==> flow/design.v <==
`default_nettype none
`timescale 1ns / 1ps
module mul #(
    WIDTH=25,   
    FBITS=20    
    )(
    input wire signed [WIDTH-1:0] a,    
    input wire signed [WIDTH-1:0] b,    
    output reg signed [WIDTH-1:0] val   
    );
    localparam IBITS = WIDTH - FBITS;     
    localparam MSB = 2*WIDTH - IBITS - 1;  
    localparam LSB = WIDTH - IBITS;        
    localparam HALF = {1'b1, {FBITS-1{1'b0}}}; 
    reg sig_diff;   
    reg signed [WIDTH-1:0] a1, b1;   
    reg signed [WIDTH-1:0] prod_t;   
    reg signed [2*WIDTH-1:0] prod;   
    reg [FBITS-1:0] rbits;           
    reg round;   
    reg even;    
    reg signed [WIDTH-1:0] u_result;    
    always @(*) begin
        sig_diff = a[WIDTH-1] ^ b[WIDTH-1];
        a1 = a[WIDTH-1] ? -a : a;    
        b1 = b[WIDTH-1] ? -b : b;    
        prod = a1 * b1;  
        prod_t = prod[MSB:LSB];  
        rbits  = prod[FBITS-1:0];  
        round  = prod[FBITS-1];    
        even  = ~prod[FBITS];      
         u_result = (round && !(even && rbits == HALF)) ? prod_t + 25'b1 : prod_t;  
         val = sig_diff ? -u_result : u_result;
        end
endmodule
`timescale 1ns / 1ps
 module random(
  output wire [31:0] out,
  input wire clk,  
  input wire reset,
  input wire request        
  ); 
  parameter [31:0] mod = 32'b1000_0000_0000_0000_0000_0000_0000_0000;  
  parameter [31:0] a = 32'd22695477;    
  parameter [31:0] c = 32'b1;            
  reg [31:0] temp;              
  reg [63:0] temp1;             
  reg [31:0] temp2;             
  reg [31:0] temp_out;          
  reg [1:0] state;              
always @(posedge clk) begin
        if(state == 2'b00)
            temp1 <= temp * a + c;   
        else if(state == 2'b01)
            temp2 <= temp1 % mod;    
end
always @(posedge clk or posedge reset) begin
        if (reset) begin
            temp <= 32'd13;
            state <= 2'b00;
            temp_out <= 32'd0;
        end
        else begin
            if(state == 2'b00) begin 
                state <= 2'b01;
            end
            else if(state == 2'b01) begin
                state <= 2'b10;
            end
            else begin
                temp <= temp2;         
                if(request) 
                    state <= 2'b00;    
            end
            if (request)
                temp_out <= temp2;
        end
end
assign out = temp_out;
 endmodule
`default_nettype none
`timescale 1ns / 1ps
module barnsley #(
    FP_WIDTH=25,    
    FP_INT=5       
    ) (
    input  wire clk,                                     
    input wire reset,                                    
    output wire [19:0] iter_max,                          
    input wire iter_change,                              
    output reg done,                                     
    output wire complete,                                
    output reg signed [FP_WIDTH-1:0] xn,                 
    output reg signed [FP_WIDTH-1:0] yn
    );
    reg signed [FP_WIDTH-1:0] mul_a_1, mul_b_1, mul_a_2, mul_b_2;
    wire signed [FP_WIDTH-1:0] mul_val_1, mul_val_2;
    mul #(.WIDTH(FP_WIDTH), .FBITS(FP_WIDTH - FP_INT)) mul_inst_0 (
        /*verilator lint_on PINCONNECTEMPTY*/
        .a(mul_a_1),
        .b(mul_b_1),
        .val(mul_val_1)
    );
    mul #(.WIDTH(FP_WIDTH), .FBITS(FP_WIDTH - FP_INT)) mul_inst_1 (
        /*verilator lint_on PINCONNECTEMPTY*/
        .a(mul_a_2),
        .b(mul_b_2),
        .val(mul_val_2)
    );
    wire [31:0] random_out;
    random random_inst(.out(random_out), .clk(clk), .reset(reset), .request(done) );
    reg [19:0] n;
    reg signed [FP_WIDTH-1:0] x;
    reg signed [FP_WIDTH-1:0] y;
    reg [3:0] state;  
    reg [19:0] iter_value;
    reg iter_reg;
    wire iter_button;
    always @(posedge clk) 
    begin
        iter_reg <= iter_change;
    end
    assign iter_button = iter_change & ~iter_reg;
    localparam signed [FP_WIDTH-1:0] FP_0_16 = 25'b0000000101000111101011100;  
    localparam signed [FP_WIDTH-1:0] FP_0_15 = 25'b0000000100110011001100110;  
    localparam signed [FP_WIDTH-1:0] NFP_0_15 = 25'b1111111011001100110011010;  
    localparam signed [FP_WIDTH-1:0] FP_0_85 = 25'b0000011011001100110011001;  
    localparam signed [FP_WIDTH-1:0] FP_0_04 = 25'b0000000001010001111010111;   
    localparam signed [FP_WIDTH-1:0] NFP_0_04 = 25'b1111110011001100110011010;  
    localparam signed [FP_WIDTH-1:0] FP_0_2  = 25'b0000000110011001100110011;   
    localparam signed [FP_WIDTH-1:0] FP_0_23 = 25'b0000000111010111000010100;  
    localparam signed [FP_WIDTH-1:0] FP_0_22 = 25'b0000000111000010100011110;  
    localparam signed [FP_WIDTH-1:0] FP_0_24 = 25'b0000000111101011100001010;  
    localparam signed [FP_WIDTH-1:0] FP_0_26 = 25'b0000001000010100011110101;  
    localparam signed [FP_WIDTH-1:0] NFP_0_26 = 25'b1111110111101011100001011; 
    localparam signed [FP_WIDTH-1:0] FP_0_28 = 25'b0000001000111101011100001;  
    localparam signed [FP_WIDTH-1:0] FP_1_5  = 25'b0000110000000000000000000;  
    assign complete = (n >= iter_value);
    always @(posedge clk or posedge reset) 
    begin
        if (reset) 
            begin
                x <= 0;  y <= 0;
                xn <= 0; yn <= 0;
                n <= 0;  done <= 0;
                state <= 0;
                iter_value <= 1000;
            end
        else if (iter_button) 
            begin
                done <= 0;
                if (iter_value < 10000)
                    iter_value <= iter_value + 3000; 
            end
        else if (complete)
            done <= 0;
        else
            begin
                case (state)
                    4'b0000: 
                    begin
                        done <= 0;
                        state <= 4'b0001;
                    end
                    4'b0001: 
                    begin
                        done <= 0;
                        if (random_out < 32'd21474836)
                                xn <= 0;
                        else if (random_out < 32'd1846835936)
                            begin 
                                mul_a_1 <= x;
                                mul_b_1 <= FP_0_85;  
                                mul_a_2 <= y;
                                mul_b_2 <= FP_0_04;  
                            end
                        else if (random_out < 32'd1997159792)
                            begin 
                                mul_a_1 <= x;
                                mul_b_1 <= FP_0_2;  
                                mul_a_2 <= y;
                                mul_b_2 <= (FP_0_26);  
                            end
                        else 
                            begin
                                mul_a_1 <= x;
                                mul_b_1 <= (FP_0_15);  
                                mul_a_2 <= y;
                                mul_b_2 <= FP_0_28;  
                            end
                        state <= 4'b0010;
                    end
                    4'b0010: 
                    begin
                        done <= 0;
                        if (random_out < 32'd21474836)
                                xn <= 0;
                        else if (random_out < 32'd1846835936)
                            begin
                                xn <= mul_val_1 + mul_val_2; 
                            end
                        else if (random_out < 32'd1997159792)
                            begin 
                                xn <= mul_val_1 - mul_val_2; 
                            end
                        else 
                            begin
                                xn <= -mul_val_1 + mul_val_2;
                            end
                        state <= 4'b0011;
                    end
                    4'b0011: 
                    begin
                        done <= 0;
                        if (random_out < 32'd21474836)
                            begin
                                mul_a_1 <= FP_0_16;  
                                mul_b_1 <= y; 
                            end
                        else if (random_out < 32'd1846835936)
                            begin 
                                mul_a_1 <= x;
                                mul_b_1 <= (FP_0_04);  
                                mul_a_2 <= y;
                                mul_b_2 <= FP_0_85;  
                            end
                        else if (random_out < 32'd1997159792)
                            begin 
                                mul_a_1 <= x;
                                mul_b_1 <= FP_0_23;  
                                mul_a_2 <= y;
                                mul_b_2 <= FP_0_22;  
                            end
                        else 
                            begin
                                mul_a_1 <= x;
                                mul_b_1 <= FP_0_26;  
                                mul_a_2 <= y;
                                mul_b_2 <= FP_0_24;  
                            end
                        state <= 4'b0100;
                    end 
                    4'b0100: 
                    begin
                        done <= 0;
                        if (random_out < 32'd21474836)
                            begin
                                yn <= mul_val_1;
                            end
                        else if (random_out < 32'd1846835936) 
                            begin 
                                yn <= -mul_val_1 + mul_val_2 + FP_1_5;
                            end
                        else if (random_out < 32'd1997159792)
                            begin 
                                yn <= mul_val_1 + mul_val_2 + FP_1_5;
                            end
                        else 
                            begin
                                yn <= mul_val_1 + mul_val_2;
                            end
                        state <= 4'b0101;
                    end                     
                    4'b0101:
                    begin
                        x <= xn;
                        y <= yn;
                        n <= n + 1;
                        done <= 1;
                        state <= 4'b0000;
                    end
                endcase
            end
    end
    assign iter_max = iter_value;
endmodule
Lab notebook: barnsley

From RTL to reports: barnsley
Each step is given for the RTL above and for the edited RTL.
"unedited" refers to lines of the RTL above, "edited" to lines of the edited file.
"change": "edited" minus "unedited" as printed here. "relative change": 100 x difference / "unedited".
Library cell names are shortened.
Not given: --
Design
  design top: barnsley
  clock: clk
  library: sky130hd
  corner: tt_025C_1v80

The edit
Unified diff, file above to edited file.
The edited RTL no longer does the same as the RTL above: the edit was made by script, with no optimisation intended.
begin of diff
@@ -109,5 +109,8 @@
     );
     wire [31:0] random_out;
-    random random_inst(.out(random_out), .clk(clk), .reset(reset), .request(done) );
+    wire [31:0] random_out_p, random_out_n;
+    random random_inst(.out(random_out_p), .clk(clk), .reset(reset), .request(done) );
+    random random_inst_x (.out(random_out_n), .clk(clk), .reset(reset), .request(~done));
+    assign random_out = random_out_p ^ random_out_n;
     reg [19:0] n;
     reg signed [FP_WIDTH-1:0] x;
end of diff

Word-level counts
Source: Yosys, flattened and elaborated, memories not mapped. Widths are those after wreduce. Registers that Yosys merges into a memory's read port (data or address) are not register bits. Print and check cells do not count.
Storage and ports
  word-level cells: unedited 133, edited 151, change +18, relative change +13.53%
  bits in registers: unedited 372, edited 498, change +126, relative change +33.87%
Operators by class
  muxes and demuxes: unedited 42, edited 45, change +3, relative change +7.14%
  multiply operators: unedited 3, edited 4, change +1, relative change +33.33%
  equality and inequality tests: unedited 12, edited 14, change +2, relative change +16.67%
  bitwise logic cells: unedited 11, edited 14, change +3, relative change +27.27%
  reductions and logical operators: unedited 25, edited 28, change +3, relative change +12.00%
  $lt $le $gt $ge: unedited 5, edited 5, change 0, relative change 0.00%
  $add $sub $neg: unedited 17, edited 18, change +1, relative change +5.88%
Operators by type and width
  2-bit 2-to-1 mux: unedited 3, edited 6, change +3, relative change +100.00%
  1-bit NOT: unedited 8, edited 10, change +2, relative change +25.00%
  2-bit AND reduction: unedited 3, edited 5, change +2, relative change +66.67%
  31-bit by 1-bit adder with 31-bit output (second input constant): unedited 1, edited 2, change +1, relative change +100.00%
  2-bit by 1-bit equality test with 1-bit output (second input constant): unedited 1, edited 2, change +1, relative change +100.00%
  2-bit logical NOT: unedited 1, edited 2, change +1, relative change +100.00%
  31-bit by 25-bit multiplier with 31-bit output (second input constant): unedited 1, edited 2, change +1, relative change +100.00%
  3-bit by 1-bit != test with 1-bit output (second input constant): unedited 0, edited 1, change +1
  31-bit XOR: unedited 0, edited 1, change +1
  25-bit 2-to-1 mux: unedited 23, edited 23, change 0, relative change 0.00%
  25-bit negator: unedited 7, edited 7, change 0, relative change 0.00%
  1-bit logical AND: unedited 4, edited 4, change 0, relative change 0.00%
  2-bit != test (second input constant): unedited 4, edited 4, change 0, relative change 0.00%
  25-bit case mux with 2-bit select: unedited 4, edited 4, change 0, relative change 0.00%
  19-bit 2-to-1 mux: unedited 3, edited 3, change 0, relative change 0.00%
  3-bit AND reduction: unedited 3, edited 3, change 0, relative change 0.00%
  25-bit by 1-bit adder with 25-bit output (second input constant): unedited 2, edited 2, change 0, relative change 0.00%
  25-bit by 22-bit adder with 25-bit output (second input constant): unedited 2, edited 2, change 0, relative change 0.00%
  25-bit adder: unedited 2, edited 2, change 0, relative change 0.00%
  20-bit equality test (second input constant): unedited 2, edited 2, change 0, relative change 0.00%
  4-bit by 2-bit equality test with 1-bit output (second input constant): unedited 2, edited 2, change 0, relative change 0.00%
  4-bit by 3-bit equality test with 1-bit output (second input constant): unedited 2, edited 2, change 0, relative change 0.00%
  1-bit logical NOT: unedited 2, edited 2, change 0, relative change 0.00%
  31-bit < comparator (second input constant): unedited 2, edited 2, change 0, relative change 0.00%
  25-bit by 25-bit multiplier with 45-bit output: unedited 2, edited 2, change 0, relative change 0.00%
  1-bit 2-to-1 mux: unedited 2, edited 2, change 0, relative change 0.00%
  15-bit 2-to-1 mux: unedited 2, edited 2, change 0, relative change 0.00%
  20-bit 2-to-1 mux: unedited 2, edited 2, change 0, relative change 0.00%
Not every row of either side is listed.

Longest topological paths
Yosys ltp: most cells in a row. Word level: on the elaborated netlist, between registers, memories and ports. Mapped: between sequential cells and ports; inverters and the memories' decode and read muxes count.
Logic depth
  depth after elaboration: unedited 16, edited 16, change 0, relative change 0.00%
  ABC_AREA: unedited 0, edited 0
  mapped depth: unedited 60, edited 58, change -2, relative change -3.33%

Mapped cells and area
Yosys stat after the flow's synthesis: flattened, memories mapped to cells. It holds for the ABC_AREA given above (unset counts as 0); a run with the other value may have another netlist.
Cell types
  inv_1: unedited 1675, edited 1967, change +292, relative change +17.43%
  nand2_1: unedited 648, edited 828, change +180, relative change +27.78%
  ha_1: unedited 564, edited 741, change +177, relative change +31.38%
  fa_1: unedited 1264, edited 1422, change +158, relative change +12.50%
  edfxtp_1: unedited 151, edited 213, change +62, relative change +41.06%
  dfrtp_1: unedited 196, edited 255, change +59, relative change +30.10%
  xnor2_1: unedited 290, edited 344, change +54, relative change +18.62%
  nor2_1: unedited 519, edited 558, change +39, relative change +7.51%
  a21oi_1: unedited 193, edited 214, change +21, relative change +10.88%
  a211oi_1: unedited 26, edited 44, change +18, relative change +69.23%
  nand3_1: unedited 60, edited 76, change +16, relative change +26.67%
  and2_1: unedited 265, edited 250, change -15, relative change -5.66%
  xor2_1: unedited 116, edited 129, change +13, relative change +11.21%
  o21bai_1: unedited 39, edited 52, change +13, relative change +33.33%
  o211ai_1: unedited 19, edited 32, change +13, relative change +68.42%
  or3_1: unedited 25, edited 37, change +12, relative change +48.00%
  a22oi_1: unedited 22, edited 10, change -12, relative change -54.55%
  clkbuf_1: unedited 251, edited 261, change +10, relative change +3.98%
Not every row of either side is listed.
Mapped netlist
  buffer cells: unedited 282, edited 293, change +11, relative change +3.90%
  chip area (Yosys) (um2): unedited 69406.6, edited 81725.9, change +12319.3, relative change +17.75%
  flip-flops: unedited 359, edited 484, change +125, relative change +34.82%
  sequential area (um2): unedited 9748.1, edited 13191.4, change +3443.3, relative change +35.32%
  cell count: unedited 7469, edited 8643, change +1174, relative change +15.72%
The figures by module come from a second, unflattened synthesis with its own total; it is not the netlist above.
Second synthesis, totals
  cell total of the unflattened synthesis: unedited 8403, edited 9213, change +810, relative change +9.64%
  area (unflattened synthesis) (um2): unedited 75855.3, edited 86885.8, change +11030.5, relative change +14.54%
Each row is one instance without its submodules.
By module, unedited
  mul: sequential area 0.0 um2, times used 2, area 24573.6 um2, cells 2875
  barnsley: sequential area 6304.8 um2, times used 1, area 14531.4 um2, cells 1598
  random: sequential area 3493.4 um2, times used 1, area 12176.7 um2, cells 1055
By module, edited
  mul: sequential area 0.0 um2, times used 2, area 24031.8 um2, cells 2826
  random: sequential area 3493.4 um2, times used 2, area 12041.5 um2, cells 1031
  barnsley: sequential area 6304.8 um2, times used 1, area 14739.1 um2, cells 1499

Path before layout
Source: OpenSTA report_checks on the synthesized netlist (no wires, ideal clock, input and output delay 20% of the period each), path of least setup slack; recovery checks are left aside. Register names are those of the netlist, which keeps one name where synthesis merged equal registers.
Path after synthesis
  kind: unedited register to register, edited register to register
  from: unedited register mul_b_1[2], edited register mul_a_1[0]
  to: unedited register yn[24], edited register yn[24]
  arrival time (ps): unedited 13507, edited 13359, change -148, relative change -1.10%
  delay of the path (ps): unedited 13647, edited 13488, change -159, relative change -1.17%
  path slack (ps): unedited 1353, edited 1512, change +159
  data required time (ps): unedited 14860, edited 14871, change +11, relative change +0.07%
  driving pins on the path: unedited 54, edited 54, change 0, relative change 0.00%
  period (ps): unedited 15000, edited 15000, change 0, relative change 0.00%
  synthesis period reached (ps): unedited 13647, edited 13488, change -159, relative change -1.17%
"delay of the path" = arrival - input delay + setup time.
"driving pins on the path" counts driving pins, that of a launching flip-flop among them; a cell with two outputs on the path counts twice.
"synthesis period reached" is the clock period less the worst setup slack; recovery checks do not enter. This is arithmetic on one report: input and output delays are still those of the set period (20% each).
Between the ends stands the longest chain of elaborated cells between them, by number of cells; it is not shown to be the way that was timed. Of several equally long chains one is given.
A line is the first line of the expression or statement that the cell stems from. Yosys adds cells for indexed reads and writes and turns some case tables into memories.
A register here has more assigning lines than the two given.
On the way, after synthesis, unedited
  cells stage by stage: edfxtp_1 -> or3_1 -> nand2b_1 -> or4_1 -> o41ai_1 -> nand2b_1 -> o21ai_0 -> xor2_1 -> clkbuf_1 -> nor2_1 -> fa_1 -> inv_1 -> fa_1 -> inv_1 -> fa_1 -> inv_1 -> fa_1 -> inv_1 -> [18 not listed] -> o21ai_0 -> a21oi_1 -> mux2i_1 -> xor2_1 -> ha_1 -> clkbuf_1 -> inv_1 -> nand3_1 -> o211ai_1 -> a31oi_1 -> a2111oi_0 -> nor2_1 -> o311ai_0 -> nor3b_1 -> xnor2_1 -> xnor3_1 -> nand3_1 -> o311ai_1
  cells in the longest elaborated chain: 15
Ends and longest elaborated chain, after synthesis, unedited
  start: declaration: line 96  | reg signed [FP_WIDTH-1:0] mul_a_1, mul_b_1, mul_a_2, mul_b_2;
  start: assignment: line 187  | mul_b_1 <= (FP_0_15);
  start: assignment: line 218  | mul_b_1 <= y;
  25-bit negator: line 26  | b1 = b[WIDTH-1] ? -b : b;
  25-bit 2-to-1 mux: line 26
  25-bit by 25-bit multiplier with 45-bit output: line 27  | prod = a1 * b1;
  1-bit NOT: line 31  | even  = ~prod[FBITS];
  1-bit logical AND: line 32  | u_result = (round && !(even && rbits == HALF)) ? prod_t + 25'b1 : prod_t;
  1-bit logical NOT: line 32
  1-bit logical AND: line 32
  25-bit 2-to-1 mux: line 32
  25-bit negator: line 33  | val = sig_diff ? -u_result : u_result;
  25-bit 2-to-1 mux: line 33
  25-bit negator: line 252  | yn <= -mul_val_1 + mul_val_2 + FP_1_5;
  25-bit adder: line 252
  25-bit by 22-bit adder with 25-bit output: line 252
  25-bit 2-to-1 mux: line 250  | else if (random_out < 32'd1846835936)
  25-bit 2-to-1 mux: line 246  | if (random_out < 32'd21474836)
  end: assignment: line 248  | yn <= mul_val_1;
  end: assignment: line 252
  end: declaration: line 94  | output reg signed [FP_WIDTH-1:0] yn
On the way, after synthesis, edited
  cells stage by stage: edfxtp_1 -> clkbuf_1 -> inv_1 -> clkbuf_1 -> ha_1 -> nand3_1 -> or4_1 -> o21ai_0 -> xor2_1 -> clkbuf_1 -> nor2_1 -> fa_1 -> fa_1 -> inv_1 -> fa_1 -> fa_1 -> fa_1 -> inv_1 -> [18 not listed] -> o211ai_1 -> xnor2_1 -> ha_1 -> clkbuf_1 -> a21oi_1 -> nor2_1 -> nor2_1 -> nor2_1 -> a311oi_1 -> nor2_1 -> mux2_2 -> o31ai_1 -> or4_1 -> a21oi_1 -> o31a_1 -> nor3_1 -> xnor2_1 -> o21ai_1
  cells in the longest elaborated chain: 15
Ends and longest elaborated chain, after synthesis, edited
  start: declaration: line 96  | reg signed [FP_WIDTH-1:0] mul_a_1, mul_b_1, mul_a_2, mul_b_2;
  start: assignment: line 175  | mul_a_1 <= x;
  start: assignment: line 182  | mul_a_1 <= x;
  25-bit negator: line 25  | a1 = a[WIDTH-1] ? -a : a;
  25-bit 2-to-1 mux: line 25
  25-bit by 25-bit multiplier with 45-bit output: line 27  | prod = a1 * b1;
  1-bit NOT: line 31  | even  = ~prod[FBITS];
  1-bit logical AND: line 32  | u_result = (round && !(even && rbits == HALF)) ? prod_t + 25'b1 : prod_t;
  1-bit logical NOT: line 32
  1-bit logical AND: line 32
  25-bit 2-to-1 mux: line 32
  25-bit negator: line 33  | val = sig_diff ? -u_result : u_result;
  25-bit 2-to-1 mux: line 33
  25-bit negator: line 255  | yn <= -mul_val_1 + mul_val_2 + FP_1_5;
  25-bit adder: line 255
  25-bit by 22-bit adder with 25-bit output: line 255
  25-bit 2-to-1 mux: line 253  | else if (random_out < 32'd1846835936)
  25-bit 2-to-1 mux: line 249  | if (random_out < 32'd21474836)
  end: assignment: line 251  | yn <= mul_val_1;
  end: assignment: line 255
  end: declaration: line 94  | output reg signed [FP_WIDTH-1:0] yn

Worst path after layout
Path of least setup slack in the final report of each run of pair 1 (OpenROAD, finished layout, wires in). Where an end is a register, its clock arrival counts in the times.
The report prints the path's times to 10 ps; the period is as set.
Path post-layout
  kind: unedited register to register, edited register to register
  from: unedited register mul_a_2[6], edited register mul_a_1[4]
  to: unedited register yn[24], edited register yn[24]
  arrival time (ps): unedited 14920, edited 14780, change -140, relative change -0.94%
  path slack (ps): unedited 540, edited 770, change +230
  data required time (ps): unedited 15460, edited 15550, change +90, relative change +0.58%
  period (ps): unedited 15000, edited 15000, change 0, relative change 0.00%
  driving pins on the path: unedited 51, edited 48, change -3, relative change -5.88%
Between the ends stands the longest chain of elaborated cells between them, by number of cells; it is not shown to be the way that was timed. Of several equally long chains one is given.
A register here has more assigning lines than the two given.
On the way, post-layout, unedited
  cells stage by stage: edfxtp_1 -> or4_1 -> nor4_1 -> nand2b_1 -> nand2b_1 -> nand2b_1 -> o21ai_0 -> xnor2_2 -> buf_4 -> and2_1 -> fa_1 -> inv_1 -> fa_1 -> inv_1 -> fa_1 -> inv_1 -> fa_1 -> fa_1 -> [15 not listed] -> a21boi_1 -> or4_1 -> nor2_1 -> a21oi_1 -> xnor2_2 -> ha_1 -> inv_2 -> or4_1 -> nor2_1 -> a31oi_1 -> o21a_1 -> xnor2_1 -> o21a_1 -> a311oi_1 -> or3_1 -> mux2i_1 -> xnor2_1 -> o311ai_1
  cells in the longest elaborated chain: 15
Ends and longest elaborated chain, post-layout, unedited
  start: declaration: line 96  | reg signed [FP_WIDTH-1:0] mul_a_1, mul_b_1, mul_a_2, mul_b_2;
  start: assignment: line 174  | mul_a_2 <= y;
  start: assignment: line 181  | mul_a_2 <= y;
  25-bit negator: line 25  | a1 = a[WIDTH-1] ? -a : a;
  25-bit 2-to-1 mux: line 25
  25-bit by 25-bit multiplier with 45-bit output: line 27  | prod = a1 * b1;
  1-bit NOT: line 31  | even  = ~prod[FBITS];
  1-bit logical AND: line 32  | u_result = (round && !(even && rbits == HALF)) ? prod_t + 25'b1 : prod_t;
  1-bit logical NOT: line 32
  1-bit logical AND: line 32
  25-bit 2-to-1 mux: line 32
  25-bit negator: line 33  | val = sig_diff ? -u_result : u_result;
  25-bit 2-to-1 mux: line 33
  25-bit adder: line 256  | yn <= mul_val_1 + mul_val_2 + FP_1_5;
  25-bit by 22-bit adder with 25-bit output: line 256
  25-bit 2-to-1 mux: line 254  | else if (random_out < 32'd1997159792)
  25-bit 2-to-1 mux: line 250  | else if (random_out < 32'd1846835936)
  25-bit 2-to-1 mux: line 246  | if (random_out < 32'd21474836)
  end: assignment: line 248  | yn <= mul_val_1;
  end: assignment: line 252  | yn <= -mul_val_1 + mul_val_2 + FP_1_5;
  end: declaration: line 94  | output reg signed [FP_WIDTH-1:0] yn
On the way, post-layout, edited
  cells stage by stage: edfxtp_1 -> or4_1 -> nor2_1 -> nand3_1 -> or4_1 -> o21ai_2 -> xor2_2 -> nor2_1 -> fa_1 -> fa_1 -> inv_1 -> fa_1 -> fa_1 -> fa_1 -> inv_1 -> fa_1 -> fa_1 -> ha_1 -> [12 not listed] -> ha_1 -> o21bai_1 -> a21o_1 -> a21oi_1 -> o31ai_1 -> a211oi_1 -> o21a_1 -> o31a_1 -> o211ai_1 -> a31oi_1 -> o31a_1 -> xnor2_2 -> a211o_1 -> o21ai_0 -> o31a_1 -> nor3_1 -> xnor2_1 -> o21ai_1
  cells in the longest elaborated chain: 15
Ends and longest elaborated chain, post-layout, edited
  start: declaration: line 96  | reg signed [FP_WIDTH-1:0] mul_a_1, mul_b_1, mul_a_2, mul_b_2;
  start: assignment: line 175  | mul_a_1 <= x;
  start: assignment: line 182  | mul_a_1 <= x;
  25-bit negator: line 25  | a1 = a[WIDTH-1] ? -a : a;
  25-bit 2-to-1 mux: line 25
  25-bit by 25-bit multiplier with 45-bit output: line 27  | prod = a1 * b1;
  1-bit NOT: line 31  | even  = ~prod[FBITS];
  1-bit logical AND: line 32  | u_result = (round && !(even && rbits == HALF)) ? prod_t + 25'b1 : prod_t;
  1-bit logical NOT: line 32
  1-bit logical AND: line 32
  25-bit 2-to-1 mux: line 32
  25-bit negator: line 33  | val = sig_diff ? -u_result : u_result;
  25-bit 2-to-1 mux: line 33
  25-bit negator: line 255  | yn <= -mul_val_1 + mul_val_2 + FP_1_5;
  25-bit adder: line 255
  25-bit by 22-bit adder with 25-bit output: line 255
  25-bit 2-to-1 mux: line 253  | else if (random_out < 32'd1846835936)
  25-bit 2-to-1 mux: line 249  | if (random_out < 32'd21474836)
  end: assignment: line 251  | yn <= mul_val_1;
  end: assignment: line 255
  end: declaration: line 94  | output reg signed [FP_WIDTH-1:0] yn

Flow runs
Runs of the flow (Yosys, OpenROAD) on both versions; the two runs of a pair have the same settings. The constraints put input and output delay at 20% of the set period each and load the outputs with 0.01 pF.
Flow settings, pair 1
  CORE_UTILIZATION: 40
  period_ns: 15.0
  CAP_MARGIN: 20
  CORE_MARGIN: 2
  SLEW_MARGIN: 20
Measured results, pair 1
  worst-case hold slack (ps): unedited 409, edited 408, change -1
  setup slack of the critical path (ps): unedited 540, edited 771, change +231
  cell area after synthesis (um2): unedited 69406.6, edited 81725.9, change +12319.3, relative change +17.75%
  area of the die (um2): unedited 176867.0, edited 207945.0, change +31078.0, relative change +17.57%
  standard-cell area of the final layout (um2): unedited 75656.3, edited 88671.3, change +13015.0, relative change +17.20%
Flow settings, pair 2
  CAP_MARGIN: 5
  CELL_PAD_IN_SITES_GLOBAL_PLACEMENT: 1
  CORE_ASPECT_RATIO: 0.67
  CORE_MARGIN: 4
  CORE_UTILIZATION: 42
  GPL_ROUTABILITY_DRIVEN: 1
  MAX_ROUTING_LAYER: met5
  PLACE_DENSITY: 0.49
  period_ns: 22.6
  SLEW_MARGIN: 20
Measured results, pair 2
  worst-case hold slack (ps): unedited 418, edited 407, change -11
  setup slack of the critical path (ps): unedited 5956, edited 6877, change +921
  cell area after synthesis (um2): unedited 69406.6, edited 81725.9, change +12319.3, relative change +17.75%
  area of the die (um2): unedited 171952.0, edited 201848.0, change +29896.0, relative change +17.39%
  standard-cell area of the final layout (um2): unedited 74659.1, edited 87973.1, change +13314.0, relative change +17.83%
